==> flow/design.v <==
module uart_rx#(
	parameter CLK_FRE 	= 50,
	parameter UART_RATE = 115200
	) (
	input 				clk,    
	input 				rst_n,
	output 	 			recv_en,	
	output reg 	[ 7:0] 	recv_data,	
	input 				rx_pin 
);
parameter  RATE_CNT = (CLK_FRE * 1000_000 / UART_RATE) - 1;
reg [10:0] clk_cnt;
localparam WAIT = 2'd0, START = 2'd1, RECV = 2'd2, STOP = 2'd3;
reg [1:0] state;
assign recv_en = clk_cnt == RATE_CNT * 3 / 2;
reg [ 7:0] recv_data_r;
reg [ 2:0] recv_cnt;
always@(posedge clk)
	if(!rst_n)begin
		state 		<= WAIT;
		clk_cnt 	<= 0;
		recv_data 	<= 0;
	end
	else
	case(state)
		WAIT:
			if(!rx_pin)begin 
				recv_cnt <= 'd0;
				state <= START;
			end
		START:begin 
			if(clk_cnt == RATE_CNT / 2)begin 
				clk_cnt <= 0;
				state <= RECV;
			end
			else
				clk_cnt <= clk_cnt + 1;
		end
		RECV:begin 
			if(clk_cnt == RATE_CNT)begin 
				clk_cnt <= 0;
				recv_data_r[recv_cnt] <= rx_pin;
				recv_cnt <= recv_cnt + 1;
				state <= (recv_cnt == 7 )?STOP : RECV ;
			end
			else
				clk_cnt <= clk_cnt + 1;
		end
		STOP:begin 
			recv_data <= recv_data_r;
			if(clk_cnt == RATE_CNT * 3 / 2)begin 
				clk_cnt <= 0;
				state <= WAIT;
			end
			else 
				clk_cnt <= clk_cnt + 1;
		end
	endcase
endmodule
module uart_tx#(
	parameter CLK_FRE 	= 50,
	parameter UART_RATE = 115200
	) (
	input 				clk,    
	input 				rst_n,
	input 				send_en ,	
	output 	 			send_busy ,	
	input 		[ 7:0] 	send_data ,	
	output reg 			tx_pin
);
parameter  RATE_CNT = (CLK_FRE * 1000_000 / UART_RATE) - 1;
reg [10:0] clk_cnt;
localparam WAIT = 2'd0, START = 2'd1, SEND = 2'd2, STOP = 2'd3;
reg [1:0] state;
assign send_busy = state != WAIT;
reg [ 7:0] send_data_r;
reg [ 2:0] send_cnt;
always@(posedge clk)
	if(!rst_n)begin
		state 	<= WAIT;
		clk_cnt <= 0;
		tx_pin 	<= 1;
	end
	else
	case(state)
		WAIT:
			if(send_en)begin 
				send_data_r <= send_data;
				send_cnt <= 'd0;
				state <= START;
			end
		START:begin 
			tx_pin <= 0;
			if(clk_cnt == RATE_CNT)begin 
				clk_cnt <= 0;
				state <= SEND;
			end
			else
				clk_cnt <= clk_cnt + 1;
		end
		SEND:begin 
			tx_pin <= send_data_r[send_cnt];
			if(clk_cnt == RATE_CNT)begin 
				clk_cnt <= 0;
				send_cnt <= send_cnt + 1;
				state <= (send_cnt == 7 )?STOP : SEND ;
			end
			else
				clk_cnt <= clk_cnt + 1;
		end
		STOP:begin 
			tx_pin <= 1;
			if(clk_cnt == RATE_CNT)begin 
				clk_cnt <= 0;
				state <= WAIT;
			end
			else
				clk_cnt <= clk_cnt + 1;
		end
	endcase
endmodule
module uart_top (
	input 		clk,    
	input 		rst_n,
	input 		uart_rx,
	output		uart_tx
);
parameter CLK_FRE 		= 50;
parameter UART_RATE 	= 115200;
localparam SEND = 2'd0, WAIT = 2'd1;
reg [1:0] state;
reg  [31:0] wait_cnt;
reg  [ 7:0] send_cnt;
reg  [ 7:0] send_data;
reg  	    send_en;
wire [ 7:0] recv_data;
wire 		recv_en;
wire 		send_busy;
parameter 	ENG_NUM  = 9; 
parameter 	CHE_NUM  = 2; 
parameter 	DATA_NUM = CHE_NUM * 3 + ENG_NUM;  
wire [ DATA_NUM * 8 - 1:0] char_data = {8'hE4,8'hBD,8'hA0,8'hE5,8'hA5,8'hBD,"  World","\r\n"};
wire [ 7:0] char_byte = (send_cnt < DATA_NUM) ? char_data[ (DATA_NUM - 1 - send_cnt) * 8 +: 8] : 8'h00;
always@(posedge clk)
	if(!rst_n)begin
		state 		<= SEND;
		wait_cnt 	<= 0;
		send_cnt 	<= 0;
		send_en 	<= 'b0;
	end
	else
	case(state)
		SEND:begin  
			if(send_cnt == DATA_NUM + 1)begin 
				send_en 	<= 'b0;
				send_cnt 	<=  0;
				state 		<= WAIT;
			end
			else if(!send_busy)begin
				send_en 	<= 'b1;
				send_data 	<= char_byte;
				send_cnt 	<= send_cnt + 1;
			end
		end
		WAIT: 
			if(wait_cnt == CLK_FRE * 1000_000)begin 
				wait_cnt <= 0;
				state <= SEND;
			end
			else begin
				send_en <= recv_en;
				send_data <= recv_data;
				wait_cnt <= wait_cnt + 1;
			end
	endcase
uart_tx #(
	.CLK_FRE 	(CLK_FRE 	),
	.UART_RATE 	(UART_RATE 	)
	)uart_tx_m0(
	.clk 		(clk 		),
	.rst_n 		(rst_n 		),
	.send_en 	(send_en 	),
	.send_busy 	(send_busy 	),
	.send_data 	(send_data 	),
	.tx_pin 	(uart_tx 	)
	);
uart_rx #(
	.CLK_FRE 	(CLK_FRE 	),
	.UART_RATE 	(UART_RATE 	)
	)uart_rx_m0(
	.clk 		(clk 		),
	.rst_n 		(rst_n 		),
	.recv_en 	(recv_en 	),
	.recv_data 	(recv_data 	),
	.rx_pin 	(uart_rx 	)
	);
endmodule
# Tool chain data of uart_top
# Module uart_top before and after one edit of its RTL, step after step.
# "before" refers to lines of the RTL above, "after" to lines of the edited file.
# "change" is "after" less "before", of the values as shown; "rel_change_pct" is that difference over "before", in percent.
# Operators carry their Yosys type and port widths (W data, S select, Z words).
# A cell with - has no value.
[inputs]
top_module = "uart_top"
clk_port = "clk"
library = "sky130hd"
lib_corner = "tt_025C_1v80"

# Edit of the RTL
# The edit as a unified diff against the file above.
# This change comes from a script, not from a designer; no optimisation was intended.
# begin of diff
@@ -75,5 +75,5 @@
 assign send_busy = state != WAIT;
 reg [ 7:0] send_data_r;
-reg [ 2:0] send_cnt;
+reg [ 3:0] send_cnt;
 always@(posedge clk)
 	if(!rst_n)begin
# end of diff

# Elaborated design
# Counts by Yosys on the flattened word-level netlist (proc, flatten, opt, wreduce; memories kept). Register bits leave out memories and registers merged into their read ports (data or address). Print and check cells are left out.
[bits]
columns = ["element", "before", "after", "change", "rel_change_pct"]
rows = [
  ["reg_bits", 108, 109, 1, 0.93],
  ["in_bits", 3, 3, 0, 0.00],
]
[classes]
columns = ["element", "before", "after", "change", "rel_change_pct"]
rows = [
  ["n_addsub", 8, 8, 0, 0.00],
  ["cmp", 1, 1, 0, 0.00],
  ["eq_ne", 30, 30, 0, 0.00],
  ["shifts", 4, 4, 0, 0.00],
  ["n_mux", 42, 42, 0, 0.00],
  ["bitwise", 4, 4, 0, 0.00],
  ["reduce_and_logical", 23, 23, 0, 0.00],
]
[ops]
columns = ["cell", "before", "after", "change", "rel_change_pct"]
rows = [
  ["$mux W3", 4, 2, -2, -50.00],
  ["$mux W4", 0, 2, 2, "-"],
  ["$add A3 B1 Y3 const B", 2, 1, -1, -50.00],
  ["$eq A3 B3 Y1 const B", 2, 1, -1, -50.00],
  ["$pmux W3 S2", 2, 1, -1, -50.00],
  ["$shiftx A8 B3 Y1", 1, 0, -1, -100.00],
  ["$add A4 B1 Y4 const B", 0, 1, 1, "-"],
  ["$eq A4 B3 Y1 const B", 0, 1, 1, "-"],
  ["$pmux W4 S2", 0, 1, 1, "-"],
  ["$shiftx A8 B4 Y1", 0, 1, 1, "-"],
]
# Operator kinds equal on both sides are left out: 43.

# Depth
# Longest topological path by Yosys (ltp), each cell counted once; first at word level (registers and memories cut), then after technology mapping (sequential cells cut; the memories' decode and read muxes count).
[depth]
columns = ["element", "before", "after", "change", "rel_change_pct"]
rows = [
  ["word_depth", 7, 7, 0, 0.00],
  ["abc_area", "0", "0", "-", "-"],
  ["mapped_depth", 8, 8, 0, 0.00],
  ["depth_no_buf", 7, 7, 0, 0.00],
]

# Netlist
# Yosys stat after the flow's synthesis: flattened, memories mapped to cells. It holds for the ABC_AREA given above (unset counts as 0); a run with the other value may have another netlist.
[types]
columns = ["cell", "before", "after", "change", "rel_change_pct"]
rows = [
  ["sky130_fd_sc_hd__nor2_1", 75, 96, 21, 28.00],
  ["sky130_fd_sc_hd__xor2_1", 42, 23, -19, -45.24],
  ["sky130_fd_sc_hd__xnor2_1", 17, 36, 19, 111.76],
  ["sky130_fd_sc_hd__nand2_1", 52, 42, -10, -19.23],
  ["sky130_fd_sc_hd__nor2b_1", 18, 8, -10, -55.56],
  ["sky130_fd_sc_hd__nand4_1", 25, 16, -9, -36.00],
  ["sky130_fd_sc_hd__a21boi_0", 9, 1, -8, -88.89],
  ["sky130_fd_sc_hd__o21ai_0", 21, 16, -5, -23.81],
  ["sky130_fd_sc_hd__and3_1", 12, 7, -5, -41.67],
  ["sky130_fd_sc_hd__nor4b_1", 1, 6, 5, 500.00],
  ["sky130_fd_sc_hd__o211ai_1", 0, 5, 5, "-"],
  ["sky130_fd_sc_hd__nor3_1", 16, 12, -4, -25.00],
  ["sky130_fd_sc_hd__and2_1", 5, 9, 4, 80.00],
  ["sky130_fd_sc_hd__and4_1", 4, 8, 4, 100.00],
  ["sky130_fd_sc_hd__a32o_1", 0, 4, 4, "-"],
  ["sky130_fd_sc_hd__nand3_1", 32, 29, -3, -9.38],
  ["sky130_fd_sc_hd__or3_1", 4, 7, 3, 75.00],
  ["sky130_fd_sc_hd__o31ai_1", 3, 0, -3, -100.00],
]
# Cell types equal on both sides are left out: 13.
# The list need not be complete.
[mapped]
columns = ["element", "before", "after", "change", "rel_change_pct"]
rows = [
  ["cell_count", 594, 579, -15, -2.53],
  ["yosys_area_um2", 5489.0, 5446.5, -42.5, -0.77],
  ["ff_cells", 110, 111, 1, 0.91],
  ["n_buf", 23, 28, 5, 21.74],
]
# The figures by module come from a second, unflattened synthesis with its own total; it is not the netlist above.
[hier_totals]
columns = ["element", "before", "after", "change", "rel_change_pct"]
rows = [
  ["hier_cells", 595, 594, -1, -0.17],
  ["area_unflattened_um2", 5740.5, 5768.0, 27.5, 0.48],
]
# Each row is one instance without its submodules.
[by_module_before]
columns = ["module", "instances", "n_cells", "area_um2"]
rows = [
  ["uart_top", 1, 308, 2730.1],
  ["uart_rx", 1, 181, 1799.2],
  ["uart_tx", 1, 106, 1211.2],
]
[by_module_after]
columns = ["module", "instances", "n_cells", "area_um2"]
rows = [
  ["uart_top", 1, 308, 2730.1],
  ["uart_rx", 1, 181, 1799.2],
  ["uart_tx", 1, 105, 1238.7],
]

# Worst setup path after synthesis
# Path of least setup slack by OpenSTA after synthesis, without wires, with an ideal clock, recovery checks aside; 20% of the period is set as input and as output delay. Where synthesis merged equal registers, the netlist keeps one of their names.
[synth_timing]
columns = ["element", "before", "after", "change", "rel_change_pct"]
rows = [
  ["path_type", "in2reg", "in2reg", "-", "-"],
  ["from", "input rst_n", "input rst_n", "-", "-"],
  ["to", "register send_data[0]", "register uart_rx_m0.recv_data_r[0]", "-", "-"],
  ["clock_period_ps", 20000, 20000, 0, 0.00],
  ["setup_time_ps", 370, 398, 28, "-"],
  ["launch_ps", 4000, 4000, 0, 0.00],
  ["arrival_ps", 4958, 5055, 97, 1.96],
  ["t_required_ps", 19630, 19602, -28, -0.14],
  ["path_slack_ps", 14671, 14547, -124, "-"],
  ["path_delay_ps", 1328, 1453, 125, 9.41],
  ["driving_pins", 4, 2, -2, -50.00],
  ["period_less_setup_slack_ps", 5329, 5453, 124, 2.33],
]
# "path_delay_ps" is the arrival time less input delay plus setup time.
# "driving_pins" counts driving pins, that of a launching flip-flop among them; a cell with two outputs on the path counts twice.
# "period_less_setup_slack_ps" = period - worst setup slack (recovery checks aside). The figure is calculated, with input and output delays left at 20% of the set period.
# Between the ends stands the longest chain of elaborated cells between them, by number of cells; it is not shown to be the way that was timed. Of several equally long chains one is given.
# A line is the first line of the expression or statement that the cell stems from. Yosys adds cells for indexed reads and writes and turns some case tables into memories.
[synth_via_before]
cell_sequence = "sky130_fd_sc_hd__clkbuf_1 > sky130_fd_sc_hd__o21ai_2 > sky130_fd_sc_hd__buf_2 > sky130_fd_sc_hd__nor2_1"
elab_chain_len = 1
[synth_lines_before]
columns = ["element", "line", "source"]
rows = [
  ["from (decl)", 124, "input rst_n,"],
  ["$reduce_and A5 Y1", "-", ""],
  ["to (assign)", 161, "send_data <= char_byte;"],
  ["to (assign)", 172, "send_data <= recv_data;"],
  ["to (decl)", 134, "reg  [ 7:0] send_data;"],
]
[synth_via_after]
cell_sequence = "sky130_fd_sc_hd__inv_1 > sky130_fd_sc_hd__nor4b_1"
elab_chain_len = 1
[synth_lines_after]
columns = ["element", "line", "source"]
rows = [
  ["from (decl)", 124, "input rst_n,"],
  ["$reduce_and A3 Y1", "-", ""],
  ["to (assign)", 42, "recv_data_r[recv_cnt] <= rx_pin;"],
  ["to (decl)", 16, "reg [ 7:0] recv_data_r;"],
]

# Path in the finished layout
# Path of least setup slack in the final report of the runs of pair A (OpenROAD, finished layout, wires in). Where an end is a register, its clock arrival counts in the times.
# The report prints the path's times to 10 ps; the period is as set.
[layout_timing]
columns = ["element", "before", "after", "change", "rel_change_pct"]
rows = [
  ["path_type", "in2reg", "in2reg", "-", "-"],
  ["from", "input rst_n", "input rst_n", "-", "-"],
  ["to", "register uart_rx_m0.recv_data_r[1]", "register uart_rx_m0.recv_cnt[0]", "-", "-"],
  ["clock_period_ps", 20000, 20000, 0, 0.00],
  ["setup_time_ps", 370, 310, -60, "-"],
  ["launch_ps", 4000, 4000, 0, 0.00],
  ["arrival_ps", 5550, 5950, 400, 7.21],
  ["t_required_ps", 19980, 20030, 50, 0.25],
  ["path_slack_ps", 14430, 14080, -350, "-"],
  ["driving_pins", 4, 5, 1, 25.00],
]
# Between the ends stands the longest chain of elaborated cells between them, by number of cells; it is not shown to be the way that was timed. Of several equally long chains one is given.
[layout_via_before]
cell_sequence = "sky130_fd_sc_hd__clkdlybuf4s50_1 > sky130_fd_sc_hd__buf_4 > sky130_fd_sc_hd__nand3_1 > sky130_fd_sc_hd__a21oi_1"
elab_chain_len = 1
[layout_lines_before]
columns = ["element", "line", "source"]
rows = [
  ["from (decl)", 124, "input rst_n,"],
  ["$reduce_and A3 Y1", "-", ""],
  ["to (assign)", 42, "recv_data_r[recv_cnt] <= rx_pin;"],
  ["to (decl)", 16, "reg [ 7:0] recv_data_r;"],
]
[layout_via_after]
cell_sequence = "sky130_fd_sc_hd__clkdlybuf4s50_1 > sky130_fd_sc_hd__inv_1 > sky130_fd_sc_hd__a21oi_1 > sky130_fd_sc_hd__o21ai_0 > sky130_fd_sc_hd__nor2_1"
elab_chain_len = 1
[layout_lines_after]
columns = ["element", "line", "source"]
rows = [
  ["from (decl)", 124, "input rst_n,"],
  ["$reduce_and A4 Y1", "-", ""],
  ["to (assign)", 28, "recv_cnt <= 'd0;"],
  ["to (assign)", 43, "recv_cnt <= recv_cnt + 1;"],
  ["to (decl)", 17, "reg [ 2:0] recv_cnt;"],
]

# Measured runs
# Both versions went through the flow (Yosys, OpenROAD) with the same settings in each pair. Constraints: input delay and output delay 20% of the set period each, output load 0.01 pF.
[flow_settings_pair_A]
CORE_UTILIZATION = 40
period_ns = 20.0
CAP_MARGIN = 20
CORE_MARGIN = 2
SLEW_MARGIN = 20
[results_pair_A]
columns = ["element", "before", "after", "change", "rel_change_pct"]
rows = [
  ["synth_chip_area_um2", 5489.0, 5446.5, -42.5, -0.77],
  ["dieArea_um2", 14676.1, 14566.1, -110.0, -0.75],
  ["post_route_util_pct", 44.8, 44.1, -0.7, "-"],
  ["worst_setup_slack_ps", 14428, 14084, -344, "-"],
  ["setupTns_ps", 0, 0, 0, "-"],
]
[flow_settings_pair_B]
CAP_MARGIN = 0
CORE_ASPECT_RATIO = 0.89
CORE_MARGIN = 6
CORE_UTILIZATION = 46
CTS_CLUSTER_SIZE = 27
GPL_ROUTABILITY_DRIVEN = 0
PLACE_DENSITY = 0.59
SETUP_SLACK_MARGIN = 2.48
period_ns = 8.93
SLEW_MARGIN = 20
[results_pair_B]
columns = ["element", "before", "after", "change", "rel_change_pct"]
rows = [
  ["synth_chip_area_um2", 5489.0, 5446.5, -42.5, -0.77],
  ["dieArea_um2", 14702.9, 14600.2, -102.7, -0.70],
  ["post_route_util_pct", 51.4, 51.9, 0.5, "-"],
  ["worst_setup_slack_ps", 5436, 5204, -232, "-"],
  ["setupTns_ps", 0, 0, 0, "-"],
]
